==> flow/design.v <==
module bellmanford (reset, clock, GMAR1, GMDR1, GMAR2, GMDR2, IMAR, IMDR, WMAR1, WMAR2, WMDR1, WMDR2, WMWDR, WMWAR, WMWE, OMAR, OMDR, OMWAR, OMWDR, OMWE, NegCycle, Finish);
input clock,reset;
output reg [12:0] GMAR1;
input wire [127:0] GMDR1;
output reg [12:0] GMAR2;
input wire [127:0] GMDR2;
output reg [12:0] IMAR;
input wire [7:0] IMDR;
output reg [12:0] WMAR1;
input wire [127:0] WMDR1;
output reg [12:0] WMAR2;
input wire [127:0] WMDR2;
output reg [12:0] WMWAR;
output reg [127:0] WMWDR;
output reg WMWE;
output wire [12:0] OMAR;
output wire [15:0] OMDR;
assign OMAR = 13'b0;
assign OMDR = 16'b0;
output reg [12:0] OMWAR;
output reg [15:0] OMWDR;
output reg OMWE;
output reg NegCycle;
output reg Finish;
parameter [4:0]  
Init    = 4'b0000,
Init1   = 4'b0001,
Init2   = 4'b0010,
Init3   = 4'b0011,
Upd_S   = 4'b0100,
Upd_D   = 4'b0101, 
BFA1    = 4'b0110,
BFA_Stall1 = 4'b0111,
BFA2    = 4'b1000,
BFA_Stall2    = 4'b1001,
BFA3    = 4'b1010,
BFA_Stall3 = 4'b1011,
BFA4    = 4'b1100,
BFA5    = 4'b1101,
BFA_Stall4 = 4'b1110,
BFA6    = 4'b1111,
OP1     = 5'b10000,
OP_Stall1 = 5'b10001,
OP2     = 5'b10010,
OP3     = 5'b10011,
OP4     = 5'b10100,
OP_Stall2 = 5'b10101,
Refresh1 = 5'b10110,
Refresh2 = 5'b10111,
End1 = 5'b11000,
End2 = 5'b11001,
End3 = 5'b11010;
reg [127:0] GMDR1_reg;
reg [127:0] GMDR2_reg;
reg [7:0] IMDR_reg;
reg [127:0] WMDR1_reg;
reg [127:0] WMDR2_reg;
always@(posedge clock)
begin
    GMDR1_reg <= GMDR1;
    GMDR2_reg <= GMDR2;
    IMDR_reg <= IMDR;
    WMDR1_reg <= WMDR1;
    WMDR2_reg <= WMDR2;
end
reg [7:0] NumNodes;
reg [7:0] NodeCounter;
reg [7:0] Ureg;
reg [7:0] NumLinks;
reg [7:0] LinkCounter;
reg [7:0] Vreg[0:8];
reg signed [7:0] Wreg[0:8];
reg signed [7:0] NewWeight;
reg [7:0] Sub;
reg BFA_flag;
reg signed [7:0] DistU;
reg First_Node;
reg NegativeCycleCheck;
reg FirstLine;
reg MultiLine;
reg [4:0]   current_state, next_state;
always@(posedge clock)
begin
       current_state <= next_state;
end
always@(posedge clock)
begin
	if(reset)
	begin
		WMWE <= 1'b0;
		OMWE <= 1'b0;
		Finish <= 1'b0;
		NegCycle <= 1'b0;
		GMAR1 <= 0;
		GMAR2 <= 0;
		IMAR <= 0;
		WMAR1 <= 0;
		WMAR2 <= 0;
		WMWAR <= 0;
		OMWAR <= 0;
		WMWDR <= 0;
	end
	else
	begin
    		casex(current_state)
    		Init:
    		    begin
                    GMAR1 <= 0;
                    GMAR2 <= 0;
                    IMAR <= 0;
                    WMWAR <= 0;
                    OMWAR <= 13'h1fff;
                    NodeCounter <= 8'h81;
                end
            Init1:
                begin
                end
            Init2:
                begin
                    GMAR1 <= GMAR1 + 1'b1;
                    if (NodeCounter == 8'h81)
                        begin
                            NumNodes <= GMDR1_reg[63:0] - 1'b1;
                            NodeCounter <= GMDR1_reg[7:0] - 2'b10;
    		    		    WMWAR <= WMWAR + 1'b1;
    		    		    WMWE <= 1'b1;
    		    		    WMWDR[127:107] <= 21'b100000000111111110000;
                            WMWDR[106:94] <= GMDR1_reg[12:0];
                        end
    		        else if(NodeCounter != 0)
    		    	    begin
    		    		    WMWAR <= WMWAR + 1'b1;
    		    		    WMWE <= 1'b1;
    		    		    WMWDR[127:107] <= 21'b100000000111111110000;
                            WMWDR[106:94] <= GMDR1_reg[12:0];
    		    		    NodeCounter <= NodeCounter - 8'b00000001;
    		    	    end
			        else
                        begin
                            WMWE <= 1'b0;
                            GMAR1 <= IMDR_reg - 1'b1;
                        end
                end
            Init3:
                begin
                     NodeCounter <= NumNodes;
                     IMAR <= IMAR + 1'b1;
                     OMWE <= 1'b0;
                     WMWE <= 1'b0;
                     GMAR1 <= IMAR + 1'b1;
                end
    		Upd_S:
                begin
				    WMWAR <= IMDR_reg;
                    WMWDR[127] = 1'b0;
                    WMWDR[126:119] = 0;
                    WMWDR[118:111] = IMDR_reg;
                    WMWDR[110:107] <= 4'b0010;
				    WMWE <= 1'b1;
				    WMAR1 <= IMDR_reg;                                       
                    NumLinks <= 0;
                    WMWDR[106:94] <= GMDR1_reg[12:0];
                end
            Upd_D:
                begin
				    WMWAR <= IMDR_reg;
                    WMWDR[127] = 1'b1;
                    WMWDR[126:119] = 8'h00;
                    WMWDR[118:111] = 8'hff;
                    WMWDR[110:107] <= 4'b0001;
				    WMWE <= 1'b1;
			    	WMAR2 <= GMDR2_reg[111:104];
                    WMWDR[106:94] <= GMDR1_reg[12:0];
                end
            BFA1:
                begin
                    IMAR <= IMAR - 1'b1;                                               
                    WMWE <= 1'b0;
                    First_Node <= 0;
                    NegativeCycleCheck <= 0;
                end
            BFA_Stall1:
                begin
                end
            BFA2:
                begin
                    FirstLine <= 1'b1;
                    casex(First_Node)
                        0:
                            begin
                                Ureg <= IMDR_reg;
                                NegativeCycleCheck <= 1'b1;
                                WMAR1 <= IMDR_reg;                                              
                                GMAR1 <= IMDR_reg - 1'b1;                                       
                                IMAR <= IMAR + 1'b1;
                            end
                        1:
                            begin
                                if(GMDR2_reg[127:120] == 0)
                                    begin
                                        NegativeCycleCheck <= 1'b0;
                                        Ureg <= GMDR1_reg[71:64];
                                        WMAR1 <= GMDR1_reg[71:64];                                
                                        NodeCounter <= NodeCounter - 1'b1;
                                        GMAR2 <= GMDR1_reg[71:64] - 1'b1;
                                    end
                                else if(WMDR1_reg[127] == 1'b0)
                                    begin
                                        Ureg <= WMAR1[7:0];
                                        GMAR2 <= WMAR1 - 1'b1;                            
                                    end
                                else if (WMDR1_reg[127] == 1'b1)
                                    begin
                                        if(WMAR1[7:0] == NumNodes)
                                            WMAR1 <= 0;
                                        else
                                            WMAR1 <= WMAR1 + 1'b1;
                                    end
                            end
                    endcase
                end
            BFA_Stall2:
                begin
                end
            BFA3:
                begin
                    GMAR1 <= 0;
                    if(First_Node == 1'b0)
                        GMAR2 <= GMDR1_reg[12:0];
                    else if (First_Node == 1'b1 && WMDR1_reg[127] == 1'b0)
                        GMAR2 <= GMDR2_reg[12:0];
                end
            BFA_Stall3:
                begin
                end
            BFA4:
                begin
                    if(FirstLine == 1'b1)
                        begin
                            DistU <= WMDR1_reg[126:119];
                            NumLinks <= GMDR2_reg[119:112];
                            if(GMDR2_reg[119:112] < 7)
                                begin
                                    MultiLine <= 1'b0;
                                    LinkCounter <= GMDR2_reg[119:112];
                                end
                            else
                                begin
                                    LinkCounter <= 7;
                                    MultiLine <= 1'b1;
                                end
				            Vreg[1] <= GMDR2_reg[111:104];
				            Wreg[1] <= GMDR2_reg[103:96];
				            Vreg[2] <= GMDR2_reg[95:88];
				            Wreg[2] <= GMDR2_reg[87:80];
				            Vreg[3] <= GMDR2_reg[79:72];
				            Wreg[3] <= GMDR2_reg[71:64]; 
				            Vreg[4] <= GMDR2_reg[63:56];
				            Wreg[4] <= GMDR2_reg[55:48]; 
				            Vreg[5] <= GMDR2_reg[47:40];
				            Wreg[5] <= GMDR2_reg[39:32]; 
				            Vreg[6] <= GMDR2_reg[31:24];
				            Wreg[6] <= GMDR2_reg[23:16];
				            Vreg[7] <= GMDR2_reg[15:8];
				            Wreg[7] <= GMDR2_reg[7:0];
                            Vreg[8] <= 0;
                            Wreg[8] <= 0;
                        end
                    else
                        begin
                            if(NumLinks > 8)
                                begin
                                    MultiLine <= 1'b1;
                                    LinkCounter <= 8;
                                end
                            else
                                begin
                                    MultiLine <= 1'b0;
                                    LinkCounter <= NumLinks;
                                end
                            Vreg[1] <= GMDR2_reg[127:120];
                            Wreg[1] <= GMDR2_reg[119:112];
				            Vreg[2] <= GMDR2_reg[111:104];
				            Wreg[2] <= GMDR2_reg[103:96];
				            Vreg[3] <= GMDR2_reg[95:88];
				            Wreg[3] <= GMDR2_reg[87:80];
				            Vreg[4] <= GMDR2_reg[79:72];
				            Wreg[4] <= GMDR2_reg[71:64]; 
				            Vreg[5] <= GMDR2_reg[63:56];
				            Wreg[5] <= GMDR2_reg[55:48]; 
				            Vreg[6] <= GMDR2_reg[47:40];
				            Wreg[6] <= GMDR2_reg[39:32]; 
				            Vreg[7] <= GMDR2_reg[31:24];
				            Wreg[7] <= GMDR2_reg[23:16];
				            Vreg[8] <= GMDR2_reg[15:8];
				            Wreg[8] <= GMDR2_reg[7:0];
                        end
                    Sub <= 0;
                end
            BFA5:
                begin
                    WMWE <= 1'b0;
                    if(WMDR1_reg[127] == 1'b1)
                    begin
                        NumLinks <= 0;
                        LinkCounter <= 0;
                    end
                    if (NumLinks == 0)
                    begin
                       First_Node <= 1'b1;
                    end
                    if(LinkCounter == 0 )
                    begin
                       FirstLine <= 1'b0;
                       GMAR2 <= GMAR2 + 1'b1;
                    end
                    if(NumLinks == 0 && LinkCounter == 0)
                        WMAR1 <= WMAR1 + 1'b1;
                    case(Sub)
                        0: 
                            begin
                                WMAR2 <= Vreg[1];
                                NewWeight <= DistU + Wreg[1];
                            end
                        1: 
                            begin
                                WMAR2 <= Vreg[2];  
                                NewWeight <= DistU + Wreg[2];
                            end
                        2:  
                            begin
                                WMAR2 <= Vreg[3];  
                                NewWeight <= DistU + Wreg[3];
                            end
                        3:  
                            begin
                                WMAR2 <= Vreg[4];  
                                NewWeight <= DistU + Wreg[4];
                            end
                        4:  
                            begin
                                WMAR2 <= Vreg[5];  
                                NewWeight <= DistU + Wreg[5];
                            end
                        5:  
                            begin
                                WMAR2 <= Vreg[6];  
                                NewWeight <= DistU + Wreg[6];
                            end
                        6:  
                            begin
                                WMAR2 <= Vreg[7];  
                                NewWeight <= DistU + Wreg[7];
                            end
                        7:  
                            begin
                                WMAR2 <= Vreg[8];  
                                NewWeight <= DistU + Wreg[8];
                            end
                    endcase
                end
            BFA_Stall4:
                begin
                end
            BFA6:
                begin
                   if($signed(WMDR2_reg[126:119]) > NewWeight || WMDR2_reg[127] == 1)
                    begin
                        NegativeCycleCheck <= 1'b1;
                        casex(Sub)
                            0:  begin
                                    WMWAR <= Vreg[1]; 
                                end
                            1:  begin
                                    WMWAR <= Vreg[2]; 
                                end
                            2:  begin 
                                    WMWAR <= Vreg[3]; 
                                end
                            3:  begin 
                                    WMWAR <= Vreg[4]; 
                                end
                            4:  begin 
                                    WMWAR <= Vreg[5]; 
                                end
                            5:  begin 
                                    WMWAR <= Vreg[6]; 
                                end
                            6:  begin 
                                    WMWAR <= Vreg[7]; 
                                end
                            7:  begin 
                                    WMWAR <= Vreg[8]; 
                                end
                        endcase
                        WMWDR[127] = 1'b0;
                        WMWDR[126:119] <= NewWeight;
                        WMWDR[118:111] <= Ureg;
                        WMWDR[110:107] <= WMDR2_reg[110:107];
                        WMWDR[106:94] <= WMDR2_reg[106:94];
                        WMWE <= 1'b1;
                   end
                   LinkCounter <= LinkCounter - 1'b1;
                   NumLinks <= NumLinks - 1'b1;
                   Sub <= Sub + 1'b1;
                end
            OP1:
                begin
                    WMAR2 <= IMDR_reg;
                end
            OP_Stall1:
                begin
                end
            OP2:
                begin
                    OMWAR <= OMWAR + 1'b1;
                    OMWDR <= WMDR2_reg[126:119];
                    OMWE <= 1'b1;
                    WMAR2 <= WMDR2_reg[118:111];
                end
            OP3:
                begin
                    OMWAR <= OMWAR + 1'b1;
                    OMWDR <= IMDR_reg;
                    OMWE <= 1'b1;
                    IMAR <= IMAR + 1'b1;
                end
            OP4:
                begin
                    OMWDR <= WMAR2;
                    OMWE <= 1'b1;
                    OMWAR <= OMWAR + 1'b1;
                    WMAR2 <= WMDR2_reg[118:111];
                    WMAR1 <= NumNodes;
                end
            OP_Stall2:
                begin
                    OMWE <= 1'b0;
                end
            End1:
                begin
                    if(IMDR_reg == 8'hff)
                    begin
                        NodeCounter <= NumNodes;
                        OMWDR <= 16'hFFFF;
                        OMWE <= 1'b1;
                        OMWAR <= OMWAR + 1'b1;
                    end
                    else
                    begin
                        OMWDR <= 8'h0;
                        OMWE <= 1'b1;
                        OMWAR <= OMWAR + 1'b1;
                    end
                end
            Refresh1:
                begin
                    OMWE <= 1'b0;
                    WMWAR <= NumNodes;
                    WMWDR[127:107] <= 21'b100000000111111110000;
                    WMWDR[106:94] <= WMDR1_reg[104:96];
                    WMWE <= 1'b1;
                    IMAR <= IMAR + 1'b1;
                end
            Refresh2:
                begin
                    WMWAR <= WMWAR - 1'b1;
                    WMWDR[127:107] <= 21'b100000000111111110000;
                    WMWE <= 1'b1;
                end
            End2:
                begin
                    OMWE <= 1'b0;
                    WMWE <= 1'b0;
                    Finish <= 1'b1; 
                end
            End3:
                begin
                    NegCycle <= 1'b1; 
                end
        endcase
	end
end
always@(*)
begin
	if(reset)
		next_state = Init;
	else if(current_state == Init)
        next_state = Init1;
    else if(current_state == Init1)
        next_state = Init2;
    else if(current_state == Init2)
	begin
		if (NodeCounter == 0)
			next_state = Init3;
        else
            next_state <= Init1;
	end
	else if(current_state == Init3)
			next_state = Upd_S;
	else if(current_state == Upd_S)
			next_state = Upd_D;
    else if(current_state == Upd_D)
            next_state = BFA1;
	else if(current_state == BFA1)
            next_state = BFA_Stall1;
    else if(current_state == BFA_Stall1)
            next_state = BFA2;
	else if(current_state == BFA2)
    begin
        if (WMDR1_reg[127] == 1'b1)
            next_state = BFA_Stall1;
        else if(First_Node == 1)
        begin
            if ((NegativeCycleCheck == 1'b0) && GMDR2_reg[127:120] == 8'h00 )
                next_state = OP1;
            else if((NodeCounter == 8'h01) && (NegativeCycleCheck == 1'b0) && GMDR2_reg[127:120] == 8'h00)
                next_state = OP1;
            else if((NodeCounter == 8'h01) && (NegativeCycleCheck == 1'b1))
                next_state = End3;
            else
                next_state = BFA_Stall2;
            end
        else if (WMDR1_reg[127] == 1'b0 && First_Node == 1'b0)
            next_state = BFA_Stall2;
        else if (WMDR1_reg[127] == 1'b1)
            next_state = BFA_Stall1;
        else
            next_state = BFA_Stall2;
    end
	else if(current_state == BFA_Stall2)
            next_state = BFA3;
	else if(current_state == BFA3)
    begin
        if(WMDR1_reg[127] == 1'b1)
            next_state = BFA2;
        else
            next_state = BFA_Stall3;
    end
	else if(current_state == BFA_Stall3)
    begin
        if(WMDR1_reg[127] == 1'b1)
            next_state = BFA5;
        else
            next_state = BFA4;
    end
	else if(current_state == BFA4)
            next_state = BFA5;
	else if(current_state == BFA5)
    begin
        if (WMDR1_reg[127] == 1'b1)
            next_state = BFA_Stall1;
        else if(NumLinks == 0 && LinkCounter == 0)
            next_state = BFA_Stall1;
        else if (NumLinks != 0 && LinkCounter == 0)
            next_state = BFA_Stall3;
        else
            next_state = BFA_Stall4;
    end
	else if(current_state == BFA_Stall4)
            next_state = BFA6;
	else if(current_state == BFA6)
            next_state = BFA5;
    else if(current_state == OP1)
            next_state = OP_Stall1;
    else if(current_state == OP_Stall1)
            next_state = OP2;
    else if(current_state == OP2)
            next_state = OP3;
    else if(current_state == OP3)
            next_state = OP4;
    else if(current_state == OP4)
        begin
            if(WMDR2_reg[108] == 1'b1)
                next_state = End1;
            else
                next_state = OP_Stall2;
        end
    else if(current_state == OP_Stall2)
            next_state = OP4;
    else if(current_state == Refresh1)
        next_state = Refresh2;
    else if(current_state == Refresh2)
        begin
            if(WMWAR == 0)
                next_state = Init3;
            else
                next_state = Refresh2;
        end
    else if(current_state == End1)
        begin
            if(IMDR_reg == 8'hFF)
                next_state = Refresh1;
            else
                next_state = End2;
        end
    else
        next_state = current_state;
end
endmodule
From RTL to reports: bellmanford
What the tools print for bellmanford, step after step.
Lines are those of the file above, counted from 1.
Operators carry their Yosys type and port widths (W data, S select, Z words).
Library cell names are shortened.
The mark - stands for no value.
- top: bellmanford
- clock: clock
- standard-cell library: sky130hd
- corner: tt_025C_1v80

Word-level counts
Yosys after proc, flatten, opt, wreduce and memory -nomap, before mapping. Print and check cells are not counted.
- bitwise logic cells at 4
- noted add/sub/neg operators: 26
- magnitude comparators at 3
- reduce/logical cells at 78
- noted eq/ne operators: 56
- mux-type cells at 131
- operators with widths (kind ; number):
    $pmux W13 S4 ; 6
    $mux W13 ; 20
    $mux W8 ; 32
    $mux W5 ; 29
    $pmux W13 S8 ; 1
    $add A13 B1 Y13 const B ; 6
    $pmux W13 S6 ; 1
    $add A8 B8 Y8 ; 8
    $pmux W16 S4 ; 1
    $pmux W8 S8 ; 1
    $pmux W8 S4 ; 2
    $eq A5 B5 Y1 const B ; 11
    $pmux W13 S2 ; 2
    $pmux W8 S3 ; 2
    $reduce_bool A4 Y1 ; 10
    $eq A5 B4 Y1 const B ; 8
    $sub A8 B1 Y8 const B ; 5
    $logic_not A8 Y1 ; 5
    $pmux W8 S5 ; 1
    $sub A13 B1 Y13 const B ; 3
    $reduce_and A3 Y1 ; 11
    $eq A8 B3 Y1 const B ; 4
    $pmux W8 S2 ; 2
    $mux W4 ; 7
    $reduce_bool A25 Y1 ; 1
    $reduce_bool A24 Y1 ; 1
    $reduce_bool A8 Y1 ; 3
    $reduce_bool A23 Y1 ; 1
Other operator kinds: 43; their cells: 114.
- noted register bits after elaboration: 809
- output and inout bits: 268
- input port bits: 522

Depth
Depth = most cells in a row (Yosys ltp): at word level without a register or memory, in the mapped netlist without a sequential cell, where the memories' decode and read muxes count.
- word-level depth at 27
- ABC_AREA: 0
- gate-level depth with buffers at 17
- gate-level depth less buffers: 13

Mapped cells and area
Source: synth_stat.txt of the flow (Yosys; design flattened, memories mapped). It holds for the ABC_AREA given above (unset counts as 0); a run with the other value may have another netlist.
- standard cells after synthesis at 2357
- noted mapped flip-flops: 564
- noted synthesis area: 24987.7 µm²
- noted area of sequential cells: 13332.8 µm²
- buffer cells: 291
- cell types (cell type ; number):
    dfxtp_1 ; 360
    edfxtp_1 ; 204
    mux2_2 ; 126
    buf_4 ; 135
    a21oi_1 ; 131
    nor2_1 ; 171
    ha_1 ; 49
    xnor2_1 ; 66
    nand2_1 ; 151
    o21ai_0 ; 97
    a222oi_1 ; 47
    clkbuf_1 ; 125
    xor2_1 ; 44
    a22oi_1 ; 42
    nand3_1 ; 58
    a211oi_1 ; 32
    nor3_1 ; 48
    a221oi_1 ; 26
Not listed: further types 63, cells in them 445.

Path before layout
OpenSTA on the mapped netlist: ideal clock, no wires. The path of least setup slack (recovery checks aside). Input and output delay are each 20% of the period. Register names are those of the netlist, which keeps one name where synthesis merged equal registers.
- path type: input to register
- from: input port reset
- to: register DistU[0]
- library setup time at 0.336 ns
- arrival at 7.470 ns
- path buffers: 2
- slack at -2.806 ns
- launch time at the first pin: 1.000 ns
- stages at 4
- noted path delay: 6.806 ns
- clock period at 5.0 ns
- input delay at 1.000 ns
- data required time: 4.664 ns
- synthesis period reached at 7.806 ns
"path delay" = arrival - input delay + setup time.
"stages" counts driving pins, that of a launching flip-flop among them; a cell with two outputs on the path counts twice.
"synthesis period reached" = period - worst setup slack (recovery checks aside). The figure is calculated, with input and output delays left at 20% of the set period.
The rows between start and end are the longest chain of elaborated cells between them; the timing report does not say that the signal goes this way. Where chains are equally long, one stands for them.
Each line given opens the expression or statement behind the cell; cells for indexed reads and writes are added by Yosys, which also makes memories of some case tables.
- cells stage by stage: clkbuf_1 -> clkbuf_1 -> nor2_1 -> and2_1
- noted cells in the longest elaborated chain: 2
- elaborated cells on any way between the ends at 2
- RTL lines with such cells: 0
- those cells by class: logic (1); reduce/logical (1)
- RTL lines, path after synthesis (element ; line ; source):
    start: declaration ; 2 ; input clock,reset;
    $not A1 Y1 ; - ;
    $reduce_and A3 Y1 ; - ;
    end: assignment ; 240 ; DistU <= WMDR1_reg[126:119];
    end: declaration ; 76 ; reg signed [7:0] DistU;

Worst path after layout
Path of least setup slack in the final report of job 1 (OpenROAD, finished layout, wires in). Where an end is a register, its clock arrival counts in the times.
- path type: register to register
- from: register Sub[4]
- to: register NewWeight[6]
- clock period at 4.13 ns
- library setup time at 0.24 ns
- launch time at the first pin: 0.59 ns
- slack at 0.68 ns
- path buffers: 0
- arrival at 3.84 ns
- data required time: 4.52 ns
- stages at 13
The rows between start and end are the longest chain of elaborated cells between them; the timing report does not say that the signal goes this way. Where chains are equally long, one stands for them.
At most two assigning lines are given for a register; there are more.
The path ends at the data pin of a flip-flop with enable; ways to the enable are not counted.
- cells stage by stage: edfxtp_1 -> or4_4 -> nor2_4 -> nand2_4 -> a222oi_1 -> nand2_1 -> ha_2 -> fa_2 -> a21o_1 -> a21oi_2 -> o21bai_1 -> a21oi_1 -> xnor2_1
- noted cells in the longest elaborated chain: 2
- elaborated cells on any way between the ends at 9
- those cells by class: eq/ne (7); mux (1); reduce/logical (1)
- RTL lines, path after layout (element ; line ; source):
    start: declaration ; 74 ; reg [7:0] Sub;
    start: assignment ; 298 ; Sub <= 0;
    start: assignment ; 405 ; Sub <= Sub + 1'b1;
    $eq A8 B3 Y1 ; 319 ; case(Sub)
    $pmux W8 S8 ; 319 ;
    end: assignment ; 323 ; NewWeight <= DistU + Wreg[1];
    end: assignment ; 328 ; NewWeight <= DistU + Wreg[2];
    end: declaration ; 73 ; reg signed [7:0] NewWeight;

Record of 6 stored runs of the RTL-to-layout flow on bellmanford, platform sky130hd. The runs are unordered. Constraints: input delay and output delay 20% of the set period each, output load 0.01 pF.
"period reached" is the run's clock period less its worst setup slack. It is reckoned from that one timing run; input and output delays stay at 20% of the period that was set.
"critical path time" means the part of the period allowed to the worst setup path (the constraints hold back 20% at inputs and 20% at outputs) less its slack; where the path has registers, the arrival times of their clocks count too.
By "total power of the final layout" is meant OpenSTA's value without simulated activity: inputs other than the clock are taken to toggle once in ten clock periods, and the tool carries that through the logic.

Job 1
Settings were ABC_AREA = 0; CORE_ASPECT_RATIO = 0.51; CORE_UTILIZATION = 15; CTS_CLUSTER_DIAMETER = 389; CTS_CLUSTER_SIZE = 20; HOLD_SLACK_MARGIN = -0.02; MIN_ROUTING_LAYER = met1; PLACE_DENSITY = 0.5; SETUP_SLACK_MARGIN = 1.18; TNS_END_PERCENT = 30; period_ns = 4.13; CAP_MARGIN = 20; CORE_MARGIN = 2; SLEW_MARGIN = 20
- noted the critical path time: 3.45 ns
- worst setup path type: register to register
- noted the worst setup slack after layout: 0.680 ns
- noted the utilization of the finished layout: 0.194
- setup TNS at 0.000 ns
- noted the die size: 170052.0 µm²
- worst-case hold slack: 0.401 ns
- noted the total power of the final layout: 10487 µW
- Yosys chip area after synthesis: 24987.7 µm²
- period reached at 3.450 ns

Job 2
Settings were CELL_PAD_IN_SITES_DETAIL_PLACEMENT = 1; CORE_ASPECT_RATIO = 1.46; CORE_MARGIN = 10; CORE_UTILIZATION = 67; HOLD_SLACK_MARGIN = -0.07; PLACE_DENSITY_LB_ADDON = 0.23; SETUP_SLACK_MARGIN = 0.28; SLEW_MARGIN = 35; period_ns = 2.83; CAP_MARGIN = 20
- not finished: placement ended with error PPL-0024

Job 3
Settings were ABC_AREA = 1; CELL_PAD_IN_SITES_DETAIL_PLACEMENT = 1; CELL_PAD_IN_SITES_GLOBAL_PLACEMENT = 3; CORE_ASPECT_RATIO = 0.69; CORE_MARGIN = 3; CTS_CLUSTER_SIZE = 57; GPL_ROUTABILITY_DRIVEN = 0; GPL_TIMING_DRIVEN = 0; HOLD_SLACK_MARGIN = 0.2; PLACE_DENSITY = 0.61; SETUP_SLACK_MARGIN = 1.25; SLEW_MARGIN = 40; period_ns = 5.0; CAP_MARGIN = 20; CORE_UTILIZATION = 40
- not finished: placement ended with error GPL-0301

Job 4
Settings were CORE_ASPECT_RATIO = 1.09; CORE_MARGIN = 6; CORE_UTILIZATION = 72; GPL_ROUTABILITY_DRIVEN = 0; HOLD_SLACK_MARGIN = 0.23; PLACE_DENSITY_LB_ADDON = 0.25; SLEW_MARGIN = 25; TNS_END_PERCENT = 85; period_ns = 5.0; CAP_MARGIN = 20
- not finished: placement ended with error PPL-0024

Job 5
Settings were ABC_AREA = 0; CAP_MARGIN = 30; CORE_ASPECT_RATIO = 0.72; CORE_UTILIZATION = 59; CTS_CLUSTER_SIZE = 61; GPL_ROUTABILITY_DRIVEN = 0; GPL_TIMING_DRIVEN = 1; HOLD_SLACK_MARGIN = 0.04; MAX_ROUTING_LAYER = met5; PLACE_DENSITY_LB_ADDON = 0.21; TNS_END_PERCENT = 15; period_ns = 5.31; CORE_MARGIN = 2; SLEW_MARGIN = 20
- not finished: placement ended with error PPL-0024

Job 6
Settings were ABC_AREA = 1; CELL_PAD_IN_SITES_DETAIL_PLACEMENT = 1; CELL_PAD_IN_SITES_GLOBAL_PLACEMENT = 3; CORE_ASPECT_RATIO = 0.69; CORE_MARGIN = 5; CORE_UTILIZATION = 36; CTS_CLUSTER_SIZE = 57; GPL_ROUTABILITY_DRIVEN = 0; GPL_TIMING_DRIVEN = 1; HOLD_SLACK_MARGIN = 0.2; PLACE_DENSITY = 0.61; SETUP_SLACK_MARGIN = 1.25; SLEW_MARGIN = 40; period_ns = 5.0; CAP_MARGIN = 20
- noted the critical path time: 3.48 ns
- worst setup path type: register to register
- noted the worst setup slack after layout: 1.519 ns
- noted the utilization of the finished layout: 0.451
- setup TNS at 0.000 ns
- noted the die size: 77637.3 µm²
- worst-case hold slack: 0.405 ns
- noted the total power of the final layout: 10372 µW
- Yosys chip area after synthesis: 25947.4 µm²
- period reached at 3.481 ns
